==> flow/design.v <==
module MN_Serials (
    input wire [2:0] mp0, mp1, mp2, mp3, mp4, mp5, mp6, mp7,
    output wire [2:0]  mn0, mn1, mn2, mn3, mn4, mn5, mn6, mn7
);
    wire [2:0] mp [0:7];
    reg [2:0] mn [0:7];
    assign mp[0] = mp0;
    assign mp[1] = mp1;
    assign mp[2] = mp2;
    assign mp[3] = mp3;
    assign mp[4] = mp4;
    assign mp[5] = mp5;
    assign mp[6] = mp6;
    assign mp[7] = mp7;
    assign mn0 = mn[0];
    assign mn1 = mn[1];
    assign mn2 = mn[2];
    assign mn3 = mn[3];
    assign mn4 = mn[4];
    assign mn5 = mn[5];
    assign mn6 = mn[6];
    assign mn7 = mn[7];
    integer i;
    always @(*) begin
        for (i=0; i<8; i=i+1) begin
            mn[i] = 3'd0;
        end
        for (i=0; i<8; i=i+1) begin
            mn[mp[i]] = i;
        end
    end
endmodule
module NB_Series (
    input wire [2:0] mp0, mp1, mp2, mp3, mp4, mp5, mp6, mp7,mn0, mn1, mn2, mn3, mn4, mn5, mn6, mn7,
    output wire [2:0]  nb0, nb1, nb2, nb3, nb4, nb5, nb6, nb7
);
    wire [2:0] mp [0:7];
    reg [2:0] nb [0:7];
    wire [2:0] mt [0:7];
    wire [2:0] mn [0:7];
    assign mp[0] = mp0;
    assign mp[1] = mp1;
    assign mp[2] = mp2;
    assign mp[3] = mp3;
    assign mp[4] = mp4;
    assign mp[5] = mp5;
    assign mp[6] = mp6;
    assign mp[7] = mp7;
    assign mn[0] = mn0;
    assign mn[1] = mn1;
    assign mn[2] = mn2;
    assign mn[3] = mn3;
    assign mn[4] = mn4;
    assign mn[5] = mn5;
    assign mn[6] = mn6;
    assign mn[7] = mn7;
    assign nb0 = nb[0];
    assign nb1 = nb[1];
    assign nb2 = nb[2];
    assign nb3 = nb[3];
    assign nb4 = nb[4];
    assign nb5 = nb[5];
    assign nb6 = nb[6];
    assign nb7 = nb[7];
    assign mt[0] = 3'd1;
    assign mt[1] = 3'd0;
    assign mt[2] = 3'd3;
    assign mt[3] = 3'd2;
    assign mt[4] = 3'd5;
    assign mt[5] = 3'd4;
    assign mt[6] = 3'd7;
    assign mt[7] = 3'd6;
    integer i;
    always @(*) begin
        for (i=0; i<8; i=i+1) begin
            nb[i] = mn[mt[mp[i]]];
        end
    end
endmodule
`timescale 1ns / 1ps
module Priority_4_Encoder(input wire [3:0] in1, output wire [1:0] value);
    wire [1:0] data_2;
    assign value[1] = &(in1[1:0]);
    assign value[0] = data_2[0];
    assign data_2 = value[1] ? in1[3:2] : in1[1:0];
endmodule
module decoder2to4 (
    input [1:0] in,      
    output reg [3:0] out  
);
always @(*) begin
    out = 4'b0000;  
    case (in)
        2'b00: out[0] = 1;
        2'b01: out[1] = 1;
        2'b10: out[2] = 1;
        2'b11: out[3] = 1;
        default: out = 4'b0000;  
    endcase
end
endmodule
module benes_4(
    input [1:0] in0,
    input [1:0] in1,
    input [1:0] in2,
    input [1:0] in3,
    output reg state_0_0,
    output reg state_0_1,
    output reg state_0_2,
    output reg state_1_0,
    output reg state_1_1,
    output reg state_1_2
);
always @(*) begin
    case({in0, in1, in2, in3})
        {2'd0, 2'd1, 2'd2, 2'd3}: begin
            state_0_0 = 1'b1;
            state_0_1 = 1'b1;
            state_0_2 = 1'b1;
            state_1_0 = 1'b1;
            state_1_1 = 1'b1;
            state_1_2 = 1'b1;
        end
        {2'd0, 2'd1, 2'd3, 2'd2}: begin
            state_0_0 = 1'b1;
            state_0_1 = 1'b1;
            state_0_2 = 1'b1;
            state_1_0 = 1'b1;
            state_1_1 = 1'b1;
            state_1_2 = 1'b0;
        end
        {2'd0, 2'd2, 2'd1, 2'd3}: begin
            state_0_0 = 1'b1;
            state_0_1 = 1'b1;
            state_0_2 = 1'b1;
            state_1_0 = 1'b0;
            state_1_1 = 1'b0;
            state_1_2 = 1'b0;
        end
        {2'd0, 2'd2, 2'd3, 2'd1}: begin
            state_0_0 = 1'b1;
            state_0_1 = 1'b1;
            state_0_2 = 1'b1;
            state_1_0 = 1'b1;
            state_1_1 = 1'b0;
            state_1_2 = 1'b0;
        end
        {2'd0, 2'd3, 2'd1, 2'd2}: begin
            state_0_0 = 1'b1;
            state_0_1 = 1'b1;
            state_0_2 = 1'b1;
            state_1_0 = 1'b0;
            state_1_1 = 1'b0;
            state_1_2 = 1'b1;
        end
        {2'd0, 2'd3, 2'd2, 2'd1}: begin
            state_0_0 = 1'b1;
            state_0_1 = 1'b1;
            state_0_2 = 1'b1;
            state_1_0 = 1'b1;
            state_1_1 = 1'b0;
            state_1_2 = 1'b1;
        end
        {2'd1, 2'd0, 2'd2, 2'd3}: begin
            state_0_0 = 1'b1;
            state_0_1 = 1'b1;
            state_0_2 = 1'b0;
            state_1_0 = 1'b1;
            state_1_1 = 1'b1;
            state_1_2 = 1'b1;
        end
        {2'd1, 2'd0, 2'd3, 2'd2}: begin
            state_0_0 = 1'b1;
            state_0_1 = 1'b1;
            state_0_2 = 1'b0;
            state_1_0 = 1'b1;
            state_1_1 = 1'b1;
            state_1_2 = 1'b0;
        end
        {2'd1, 2'd2, 2'd0, 2'd3}: begin
            state_0_0 = 1'b1;
            state_0_1 = 1'b1;
            state_0_2 = 1'b0;
            state_1_0 = 1'b0;
            state_1_1 = 1'b0;
            state_1_2 = 1'b0;
        end
        {2'd1, 2'd2, 2'd3, 2'd0}: begin
            state_0_0 = 1'b1;
            state_0_1 = 1'b1;
            state_0_2 = 1'b0;
            state_1_0 = 1'b1;
            state_1_1 = 1'b0;
            state_1_2 = 1'b0;
        end
        {2'd1, 2'd3, 2'd0, 2'd2}: begin
            state_0_0 = 1'b1;
            state_0_1 = 1'b1;
            state_0_2 = 1'b0;
            state_1_0 = 1'b0;
            state_1_1 = 1'b0;
            state_1_2 = 1'b1;
        end
        {2'd1, 2'd3, 2'd2, 2'd0}: begin
            state_0_0 = 1'b1;
            state_0_1 = 1'b1;
            state_0_2 = 1'b0;
            state_1_0 = 1'b1;
            state_1_1 = 1'b0;
            state_1_2 = 1'b1;
        end
        {2'd2, 2'd0, 2'd1, 2'd3}: begin
            state_0_0 = 1'b1;
            state_0_1 = 1'b0;
            state_0_2 = 1'b0;
            state_1_0 = 1'b1;
            state_1_1 = 1'b1;
            state_1_2 = 1'b1;
        end
        {2'd2, 2'd0, 2'd3, 2'd1}: begin
            state_0_0 = 1'b1;
            state_0_1 = 1'b0;
            state_0_2 = 1'b0;
            state_1_0 = 1'b0;
            state_1_1 = 1'b1;
            state_1_2 = 1'b1;
        end
        {2'd2, 2'd1, 2'd0, 2'd3}: begin
            state_0_0 = 1'b1;
            state_0_1 = 1'b0;
            state_0_2 = 1'b1;
            state_1_0 = 1'b1;
            state_1_1 = 1'b1;
            state_1_2 = 1'b1;
        end
        {2'd2, 2'd1, 2'd3, 2'd0}: begin
            state_0_0 = 1'b1;
            state_0_1 = 1'b0;
            state_0_2 = 1'b1;
            state_1_0 = 1'b0;
            state_1_1 = 1'b1;
            state_1_2 = 1'b1;
        end
        {2'd2, 2'd3, 2'd0, 2'd1}: begin
            state_0_0 = 1'b1;
            state_0_1 = 1'b0;
            state_0_2 = 1'b1;
            state_1_0 = 1'b1;
            state_1_1 = 1'b0;
            state_1_2 = 1'b1;
        end
        {2'd2, 2'd3, 2'd1, 2'd0}: begin
            state_0_0 = 1'b1;
            state_0_1 = 1'b0;
            state_0_2 = 1'b0;
            state_1_0 = 1'b1;
            state_1_1 = 1'b0;
            state_1_2 = 1'b1;
        end
        {2'd3, 2'd0, 2'd1, 2'd2}: begin
            state_0_0 = 1'b1;
            state_0_1 = 1'b0;
            state_0_2 = 1'b0;
            state_1_0 = 1'b1;
            state_1_1 = 1'b1;
            state_1_2 = 1'b0;
        end
        {2'd3, 2'd0, 2'd2, 2'd1}: begin
            state_0_0 = 1'b1;
            state_0_1 = 1'b0;
            state_0_2 = 1'b0;
            state_1_0 = 1'b0;
            state_1_1 = 1'b1;
            state_1_2 = 1'b0;
        end
        {2'd3, 2'd1, 2'd0, 2'd2}: begin
            state_0_0 = 1'b1;
            state_0_1 = 1'b0;
            state_0_2 = 1'b1;
            state_1_0 = 1'b1;
            state_1_1 = 1'b1;
            state_1_2 = 1'b0;
        end
        {2'd3, 2'd1, 2'd2, 2'd0}: begin
            state_0_0 = 1'b1;
            state_0_1 = 1'b0;
            state_0_2 = 1'b1;
            state_1_0 = 1'b0;
            state_1_1 = 1'b1;
            state_1_2 = 1'b0;
        end
        {2'd3, 2'd2, 2'd0, 2'd1}: begin
            state_0_0 = 1'b1;
            state_0_1 = 1'b0;
            state_0_2 = 1'b1;
            state_1_0 = 1'b1;
            state_1_1 = 1'b0;
            state_1_2 = 1'b0;
        end
        {2'd3, 2'd2, 2'd1, 2'd0}: begin
            state_0_0 = 1'b1;
            state_0_1 = 1'b0;
            state_0_2 = 1'b0;
            state_1_0 = 1'b1;
            state_1_1 = 1'b0;
            state_1_2 = 1'b0;
        end
        default: begin
            state_0_0 = 1'b0;
            state_0_1 = 1'b0;
            state_0_2 = 1'b0;
            state_1_0 = 1'b0;
            state_1_1 = 1'b0;
            state_1_2 = 1'b0;
        end
    endcase
end
endmodule
module Benes_8p (input wire [2:0] mp0, mp1, mp2, mp3, mp4, mp5, mp6, mp7,
    input clk,
    output reg [19:0] state
);
    wire [2:0] nb0, nb1, nb2, nb3, nb4, nb5, nb6, nb7;
    wire [2:0]  mn0, mn1, mn2, mn3, mn4, mn5, mn6, mn7;
    MN_Serials m1(.mp0(mp0),
    .mp1(mp1),
    .mp2(mp2),
    .mp3(mp3),
    .mp4(mp4),
    .mp5(mp5),
    .mp6(mp6),
    .mp7(mp7),
    .mn0(mn0),
    .mn1(mn1),
    .mn2(mn2),
    .mn3(mn3),
    .mn4(mn4),
    .mn5(mn5),
    .mn6(mn6),
    .mn7(mn7)
    );
    NB_Series m2(.mp0(MP_1[0]),
    .mp1(MP_1[1]),
    .mp2(MP_1[2]),
    .mp3(MP_1[3]),
    .mp4(MP_1[4]),
    .mp5(MP_1[5]),
    .mp6(MP_1[6]),
    .mp7(MP_1[7]),
    .mn0(MN_1[0]),
    .mn1(MN_1[1]),
    .mn2(MN_1[2]),
    .mn3(MN_1[3]),
    .mn4(MN_1[4]),
    .mn5(MN_1[5]),
    .mn6(MN_1[6]),
    .mn7(MN_1[7]),
    .nb0(nb0),
    .nb1(nb1),
    .nb2(nb2),
    .nb3(nb3),
    .nb4(nb4),
    .nb5(nb5),
    .nb6(nb6),
    .nb7(nb7)
    );
    wire [2:0] mp [0:7];
    integer i, j, m;
    reg [2:0] MP_1 [0:7];
    reg [2:0] MN_1 [0:7];
    reg [2:0] MP_2 [0:7];
    reg [2:0] NB_2 [0:7];
    reg [3:0] CI_2;
    reg [2:0] MP_3 [0:7];
    reg [2:0] NB_3 [0:7];
    reg [3:0] CI_3;
    wire [2:0] P_NEXT_3_W;
    reg [2:0] P_NEXT_3;
    reg [3:0] COVER_TBL_3;
    assign P_NEXT_3_W = (NB_2[1] == 3'b000) ? 3'b010 : NB_2[1];
    wire [3:0] MASK_3_2, MASK_3;
    wire [1:0] MIN_PORT_3_W; 
    assign MASK_3_2 = 4'b0001;
    decoder2to4 d3(.in(P_NEXT_3_W[2:1]),
    .out(MASK_3)
    );
    Priority_4_Encoder p3(.in1(COVER_TBL_3),
    .value(MIN_PORT_3_W)
    );
    reg [2:0] MP_4 [0:7];
    reg [2:0] NB_4 [0:7];
    reg [3:0] CI_4;
    wire [2:0] P_NEXT_4_W, P_NEXT_4_W1;
    reg [2:0] P_NEXT_4;
    reg [3:0] COVER_TBL_4;
    assign P_NEXT_4_W = NB_3[{P_NEXT_3[2:1], ~P_NEXT_3[0]}];
    assign P_NEXT_4_W1 = (COVER_TBL_3[P_NEXT_4_W[2:1]] == 0) ? P_NEXT_4_W: {MIN_PORT_3_W,1'b0} ;
    wire [3:0] MASK_4;
    wire [1:0] MIN_PORT_4_W;
    decoder2to4 d4(.in(P_NEXT_4_W1[2:1]),
    .out(MASK_4)
    );
    Priority_4_Encoder p4(.in1(COVER_TBL_4),
    .value(MIN_PORT_4_W)
    );
    reg [2:0] P_NEXT_5;
    reg [3:0] CI_5;
    reg [2:0] MP_5 [0:7];
    wire [2:0] P_NEXT_5_W, P_NEXT_5_W1;
    assign P_NEXT_5_W = NB_4[{P_NEXT_4[2:1], ~P_NEXT_4[0]}];
    assign P_NEXT_5_W1 = (COVER_TBL_4[P_NEXT_5_W[2:1]] == 0) ? P_NEXT_5_W: {MIN_PORT_4_W,1'b0} ;
    wire [3:0] MASK_5;
    decoder2to4 d5(.in(P_NEXT_5_W1[2:1]),
    .out(MASK_5)
    );
    reg [7:0] CO;
    reg [3:0] CI_6;
    reg [1:0] ump [0:3];
    reg [1:0] dmp [0:3];
    wire state_0_0, state_0_1, state_0_2, state_1_0, state_1_1, state_1_2;
    wire state_0_0d, state_0_1d, state_0_2d, state_1_0d, state_1_1d, state_1_2d;
    benes_4 B6_U(.in0(ump[0]),
        .in1(ump[1]),
        .in2(ump[2]),
        .in3(ump[3]),
        .state_0_0(state_0_0),
        .state_0_1(state_0_1),
        .state_0_2(state_0_2),
        .state_1_0(state_1_0),
        .state_1_1(state_1_1),
        .state_1_2(state_1_2)
    );
    benes_4 B6_D(.in0(dmp[0]),
        .in1(dmp[1]),
        .in2(dmp[2]),
        .in3(dmp[3]),
        .state_0_0(state_0_0d),
        .state_0_1(state_0_1d),
        .state_0_2(state_0_2d),
        .state_1_0(state_1_0d),
        .state_1_1(state_1_1d),
        .state_1_2(state_1_2d)
    );
    always@(posedge clk)begin
        MN_1[0] <= mn0;
        MN_1[1] <= mn1;
        MN_1[2] <= mn2;
        MN_1[3] <= mn3;
        MN_1[4] <= mn4;
        MN_1[5] <= mn5;
        MN_1[6] <= mn6;
        MN_1[7] <= mn7;
        MP_1[0] <= mp0;
        MP_1[1] <= mp1;
        MP_1[2] <= mp2;
        MP_1[3] <= mp3;
        MP_1[4] <= mp4;
        MP_1[5] <= mp5;
        MP_1[6] <= mp6;
        MP_1[7] <= mp7;
        NB_2[0] <= nb0;
        NB_2[1] <= nb1;
        NB_2[2] <= nb2;
        NB_2[3] <= nb3;
        NB_2[4] <= nb4;
        NB_2[5] <= nb5;
        NB_2[6] <= nb6;
        NB_2[7] <= nb7;
        MP_2[0] <= MP_1[0];
        MP_2[1] <= MP_1[1];
        MP_2[2] <= MP_1[2];
        MP_2[3] <= MP_1[3];
        MP_2[4] <= MP_1[4];
        MP_2[5] <= MP_1[5];
        MP_2[6] <= MP_1[6];
        MP_2[7] <= MP_1[7];
        CI_2[0] <= 1'b1;
        CI_2[1] <= 1'b0;
        CI_2[2] <= 1'b0;
        CI_2[3] <= 1'b0;
        P_NEXT_3 <= P_NEXT_3_W; 
        CI_3 <= CI_2 | (MASK_3 & {4{~P_NEXT_3_W[0]}});
        MP_3[0] <= MP_2[0];
        MP_3[1] <= MP_2[1];
        MP_3[2] <= MP_2[2];
        MP_3[3] <= MP_2[3];
        MP_3[4] <= MP_2[4];
        MP_3[5] <= MP_2[5];
        MP_3[6] <= MP_2[6];
        MP_3[7] <= MP_2[7];
        NB_3[0] <= NB_2[0];
        NB_3[1] <= NB_2[1];
        NB_3[2] <= NB_2[2];
        NB_3[3] <= NB_2[3];
        NB_3[4] <= NB_2[4];
        NB_3[5] <= NB_2[5];
        NB_3[6] <= NB_2[6];
        NB_3[7] <= NB_2[7];
        COVER_TBL_3 <= MASK_3 | MASK_3_2;
        P_NEXT_4 <= P_NEXT_4_W1; 
        CI_4 <= CI_3 | (MASK_4 & {4{~P_NEXT_4_W1[0]}});
        MP_4[0] <= MP_3[0];
        MP_4[1] <= MP_3[1];
        MP_4[2] <= MP_3[2];
        MP_4[3] <= MP_3[3];
        MP_4[4] <= MP_3[4];
        MP_4[5] <= MP_3[5];
        MP_4[6] <= MP_3[6];
        MP_4[7] <= MP_3[7];
        NB_4[0] <= NB_3[0];
        NB_4[1] <= NB_3[1];
        NB_4[2] <= NB_3[2];
        NB_4[3] <= NB_3[3];
        NB_4[4] <= NB_3[4];
        NB_4[5] <= NB_3[5];
        NB_4[6] <= NB_3[6];
        NB_4[7] <= NB_3[7];
        COVER_TBL_4 <= MASK_4 | COVER_TBL_3;
        MP_5[0] <= MP_4[0];
        MP_5[1] <= MP_4[1];
        MP_5[2] <= MP_4[2];
        MP_5[3] <= MP_4[3];
        MP_5[4] <= MP_4[4];
        MP_5[5] <= MP_4[5];
        MP_5[6] <= MP_4[6];
        MP_5[7] <= MP_4[7];
        P_NEXT_5 <= P_NEXT_5_W1; 
        CI_5 <= CI_4 | (MASK_5 & {4{~P_NEXT_5_W1[0]}});
        for (i=0; i<8; i=i+1) begin
            CO[MP_5[i]] <= CI_5[i[2:1]] ^ i[0] ;
        end
        for (j=0; j<4; j=j+1) begin
            ump[j] <= (CI_5[j]== 1'b1) ? MP_5[2*j][2:1] : MP_5[2*j+1][2:1];
            dmp[j] <= (CI_5[j]== 1'b1) ? MP_5[2*j+1][2:1] : MP_5[2*j][2:1];
        end
        CI_6 <= CI_5;
        for (m=0; m<4; m=m+1) begin
            state[5*m] <= CI_6[m];
            state[5*m+4] <= CO[2*m];
        end
        state[1] <= state_0_0;
        state[2] <= state_0_1;
        state[3] <= state_0_2;
        state[6] <= state_1_0;
        state[7] <= state_1_1;
        state[8] <= state_1_2;
        state[11] <= state_0_0d;
        state[12] <= state_0_1d;
        state[13] <= state_0_2d;
        state[16] <= state_1_0d;
        state[17] <= state_1_1d;
        state[18] <= state_1_2d;
    end
endmodule
* Reports on Benes_8p *
What the tools print for Benes_8p, step after step.
Line numbers count from 1 in the design file above.
Operators carry their Yosys type and port widths (W data, S select, Z words).
Library cell names are shortened.
Not given: --

design
  top module = Benes_8p
  clock port = clk
  standard-cell library = sky130hd
  corner = tt_025C_1v80

* Word-level counts *
Yosys after proc, flatten, opt, wreduce and memory -nomap, before mapping. Enables and synchronous resets that opt folds into registers are not counted as muxes. Print and check cells are not counted. Equal cells are merged and count once.

bit counts
  bits in registers = 288
  input bits = 25
  output and inout port bits = 20
  cells after elaboration = 608

cells by class
  add/sub/neg operators = 8
  eq/ne operators = 232
  shift operators = 18
  muxes and demuxes = 111
  bitwise gates (word level) = 39
  reductions and logical operators = 110

operators by type and width
  operator                 number
  $pmux W3 S8              18
  $reduce_or A7 Y1         56
  $pmux W3 S2              56
  $eq A3 B3 Y1 const B     100
  $eq A8 B8 Y1 const B     24
  $eq A3 B2 Y1 const B     50
  $reduce_or A12 Y1        8
  $eq A8 B7 Y1 const B     12
  $logic_not A3 Y1         26
  $eq A3 B1 Y1 const B     25
  $shift A1 B4 Y8          8
  $shift A1 B4 Y8 const A  8
  $eq A8 B6 Y1 const B     8
  $and A8 B8 Y8            8
  $or A8 B8 Y8             8
  $not A8 Y8               8
  $reduce_or A24 Y1        2
  $reduce_or A3 Y1         12
  $reduce_or A16 Y1        2
  $neg A3 Y4               8
  $eq A8 B5 Y1 const B     4
  $pmux W1 S2              12
  $mux W2                  8
  $mux W1                  14
  $eq A2 B2 Y1 const B     6
  $and A4 B4 Y4            3
  $or A4 B4 Y4             3
  $not A1 Y1               9

Other operator kinds: 5; their cells: 12.

* Depth *
Yosys ltp: most cells in a row. Word level: on the elaborated netlist, between registers, memories and ports. Mapped: between sequential cells and ports; inverters and the memories' decode and read muxes count.

logic depth
  word-level depth = 19
  ABC_AREA = 1
  depth in mapped cells = 16
  gate-level depth less buffers = 16

* Synthesis result *
The flow's flattened synthesis, as Yosys stat reports it; memories are mapped. The netlist is that of the ABC_AREA named above (0 if unset); the other value can give another one.
Totals and module areas in this step are rounded.

cell types
  cell       number  total area (um^2)
  dfxtp_1    279     5.59E+03
  nand2_1    269     1.01E+03
  inv_1      204     765.734
  nor2_1     150     563.04
  nand3_1    85      425.408
  o22ai_1    51      319.056
  nor3_1     58      290.278
  o21ai_0    53      265.254
  nand4_1    36      225.216
  ha_1       11      137.632
  a21oi_1    21      105.101
  nor4_1     13      81.328
  a22oi_1    10      75.072
  o2111ai_1  8       70.067
  a221oi_1   7       61.309
  o211ai_1   7       52.55
  nand3b_1   5       37.536
  a2111oi_0  4       35.034

Other cell types: 30; their cells: 66.

mapped netlist
  mapped cells = 1,337
  synthesis area = 11,000 um^2
  sequential part of the area = 5,600 um^2
  mapped flip-flops = 279
  buffer cells = 18

* Path before layout *
Path of least setup slack by OpenSTA after synthesis, without wires, with an ideal clock, recovery checks aside; 20% of the period is set as input and as output delay. Where synthesis merged equal registers, the netlist keeps one of their names.

timing post-synthesis
  kind = register -> register
  start = register MP_5[3][1]
  end = register CO[2]
  clock period = 2.5 ns
  setup time = 0.120 ns
  time at the first pin = 0.000 ns
  arrival time = 1.357 ns
  data required time = 2.380 ns
  slack = 1.023 ns
  delay of the path = 1.477 ns
  driving pins on the path = 16
  buffers on the path = 0
  period reached after synthesis = 1.477 ns

"delay of the path" is the arrival time less input delay plus setup time.
"driving pins on the path" counts driving pins, that of a launching flip-flop among them; a cell with two outputs on the path counts twice.
"period reached after synthesis" = period - worst setup slack (recovery checks aside). The figure is calculated, with input and output delays left at 20% of the set period.
The rows between start and end are the longest chain of elaborated cells between them; the timing report does not say that the signal goes this way. Where chains are equally long, one stands for them.
Each line given opens the expression or statement behind the cell; cells for indexed reads and writes are added by Yosys, which also makes memories of some case tables.
Where a signal picks the word or bit written, the line may be left out of the assigning lines.

between the ends, post-synthesis
  cell sequence = dfxtp_1 -> inv_1 -> ha_1 -> nand2_1 -> nor2_1 -> inv_1 -> nor2_1 -> nand2_1 -> nand2_1 -> inv_1 -> nand2_1 -> nand2_1 -> nand2_1 -> nand2_1 -> nand2_1 -> a21oi_1
  cells in the longest elaborated chain = 13
  elaborated cells between the ends (all ways) = 14
  source lines of those cells = 1
  classes of those cells = 1 x add/sub; 2 x shift; 11 x logic

ends and longest elaborated chain, post-synthesis
  item                RTL line  source
  start: declaration  408       reg [2:0] MP_5 [0:7];
  start: assignment   522       MP_5[3] <= MP_4[3];
  $neg A3 Y4          530       CO[MP_5[i]] <= CI_5[i[2:1]] ^ i[0] ;
  $shift A1 B4 Y8     530
  $not A8 Y8          530
  $and A8 B8 Y8       530
  $or A8 B8 Y8        530
  $and A8 B8 Y8       530
  $or A8 B8 Y8        530
  $and A8 B8 Y8       530
  $or A8 B8 Y8        530
  $and A8 B8 Y8       530
  $or A8 B8 Y8        530
  $and A8 B8 Y8       530
  $or A8 B8 Y8        530
  end: declaration    416       reg [7:0] CO;

* Worst path after layout *
Path of least setup slack in the final report of flow run 1 (OpenROAD, finished layout, wires in). Where an end is a register, its clock arrival counts in the times.

timing post-layout
  kind = register -> register
  start = register P_NEXT_3[1]
  end = register CI_4[2]
  clock period = 3.53 ns
  setup time = 0.05 ns
  time at the first pin = 0.58 ns
  arrival time = 2.69 ns
  data required time = 4.02 ns
  slack = 1.33 ns
  driving pins on the path = 14
  buffers on the path = 0

The rows between start and end are the longest chain of elaborated cells between them; the timing report does not say that the signal goes this way. Where chains are equally long, one stands for them.

between the ends, post-layout
  cell sequence = dfxtp_1 -> inv_1 -> nor3_1 -> nand2_1 -> nand2_1 -> nor2_1 -> nand2_1 -> nand2_1 -> nand2_1 -> nand3_2 -> nand2_1 -> nand2_2 -> nand2_1 -> nand2_1
  cells in the longest elaborated chain = 9
  elaborated cells between the ends (all ways) = 20
  source lines of those cells = 4
  classes of those cells = 10 x eq/ne; 1 x shift; 3 x mux; 3 x logic; 3 x reduce/logical

ends and longest elaborated chain, post-layout
  item                RTL line  source
  start: declaration  378       reg [2:0] P_NEXT_3;
  start: assignment   481       P_NEXT_3 <= P_NEXT_3_W;
  $eq A3 B3 Y1        396       assign P_NEXT_4_W = NB_3[{P_NEXT_3[2:1], ~P_NEXT_3[0]}];
  $pmux W3 S8         396
  $shiftx A4 B2 Y1    397       assign P_NEXT_4_W1 = (COVER_TBL_3[P_NEXT_4_W[2:1]] == 0) ? P_NEXT_4_W: {MIN_PORT_3_W,1'b0} ;
  $mux W3             397
  $logic_not A2 Y1    93        case (in)
  $reduce_or A3 Y1    --
  $pmux W1 S2         93
  $and A4 B4 Y4       501       CI_4 <= CI_3 | (MASK_4 & {4{~P_NEXT_4_W1[0]}});
  $or A4 B4 Y4        501
  end: assignment     501
  end: declaration    392       reg [3:0] CI_4;

--- measured runs ---
Settings and measured results of 3 stored flow runs for module Benes_8p (sky130hd), not sorted in any way. The constraints put input and output delay at 20% of the set period each and load the outputs with 0.01 pF.
By "clock period reached" is meant the clock period of the run minus its worst setup slack. This is arithmetic on one report: input and output delays are still those of the set period (20% each).
By "critical setup path time" is meant the share of the clock period that the worst setup path is allowed (20% is reserved at inputs, 20% at outputs), minus its slack. Clock arrival times at its registers enter into it.
"total power after layout" is the tool's figure for a default switching activity; nothing was simulated.
The results are shown rounded.
Among the settings, n/a means not set for that run.

name                                     flow run 1            flow run 2            flow run 3
ABC_AREA                                 1                     n/a                   n/a
CAP_MARGIN                               35                    20                    20
CORE_ASPECT_RATIO                        1.2                   n/a                   n/a
CORE_UTILIZATION                         23                    17                    40
CTS_CLUSTER_DIAMETER                     310                   n/a                   n/a
CTS_CLUSTER_SIZE                         88                    n/a                   n/a
PLACE_DENSITY_LB_ADDON                   0.17                  n/a                   n/a
SETUP_SLACK_MARGIN                       0.6                   n/a                   -0.13
TNS_END_PERCENT                          25                    n/a                   n/a
period_ns                                3.53                  2.33                  2.33
CORE_MARGIN                              2                     2                     2
SLEW_MARGIN                              20                    20                    20
worst hold slack after layout (ns)       0.16                  0.32                  0.32
mapped cell area after synthesis (um^2)  11,000                11,000                11,000
utilization of the finished layout (%)   26                    21                    47
standard-cell area after routing (um^2)  12,000                13,000                13,000
full die area (um^2)                     48,000                67,000                29,000
critical setup path time (ns)            2.20                  2.16                  2.17
worst setup path type                    register -> register  register -> register  register -> register
total negative setup slack (ns)          0.000                 0.000                 0.000
clock period reached (ns)                2.195                 2.164                 2.167
setup slack of the critical path (ns)    1.3                   0.17                  0.16
total power after layout (mW)            6.9                   14                    13
--- end ---
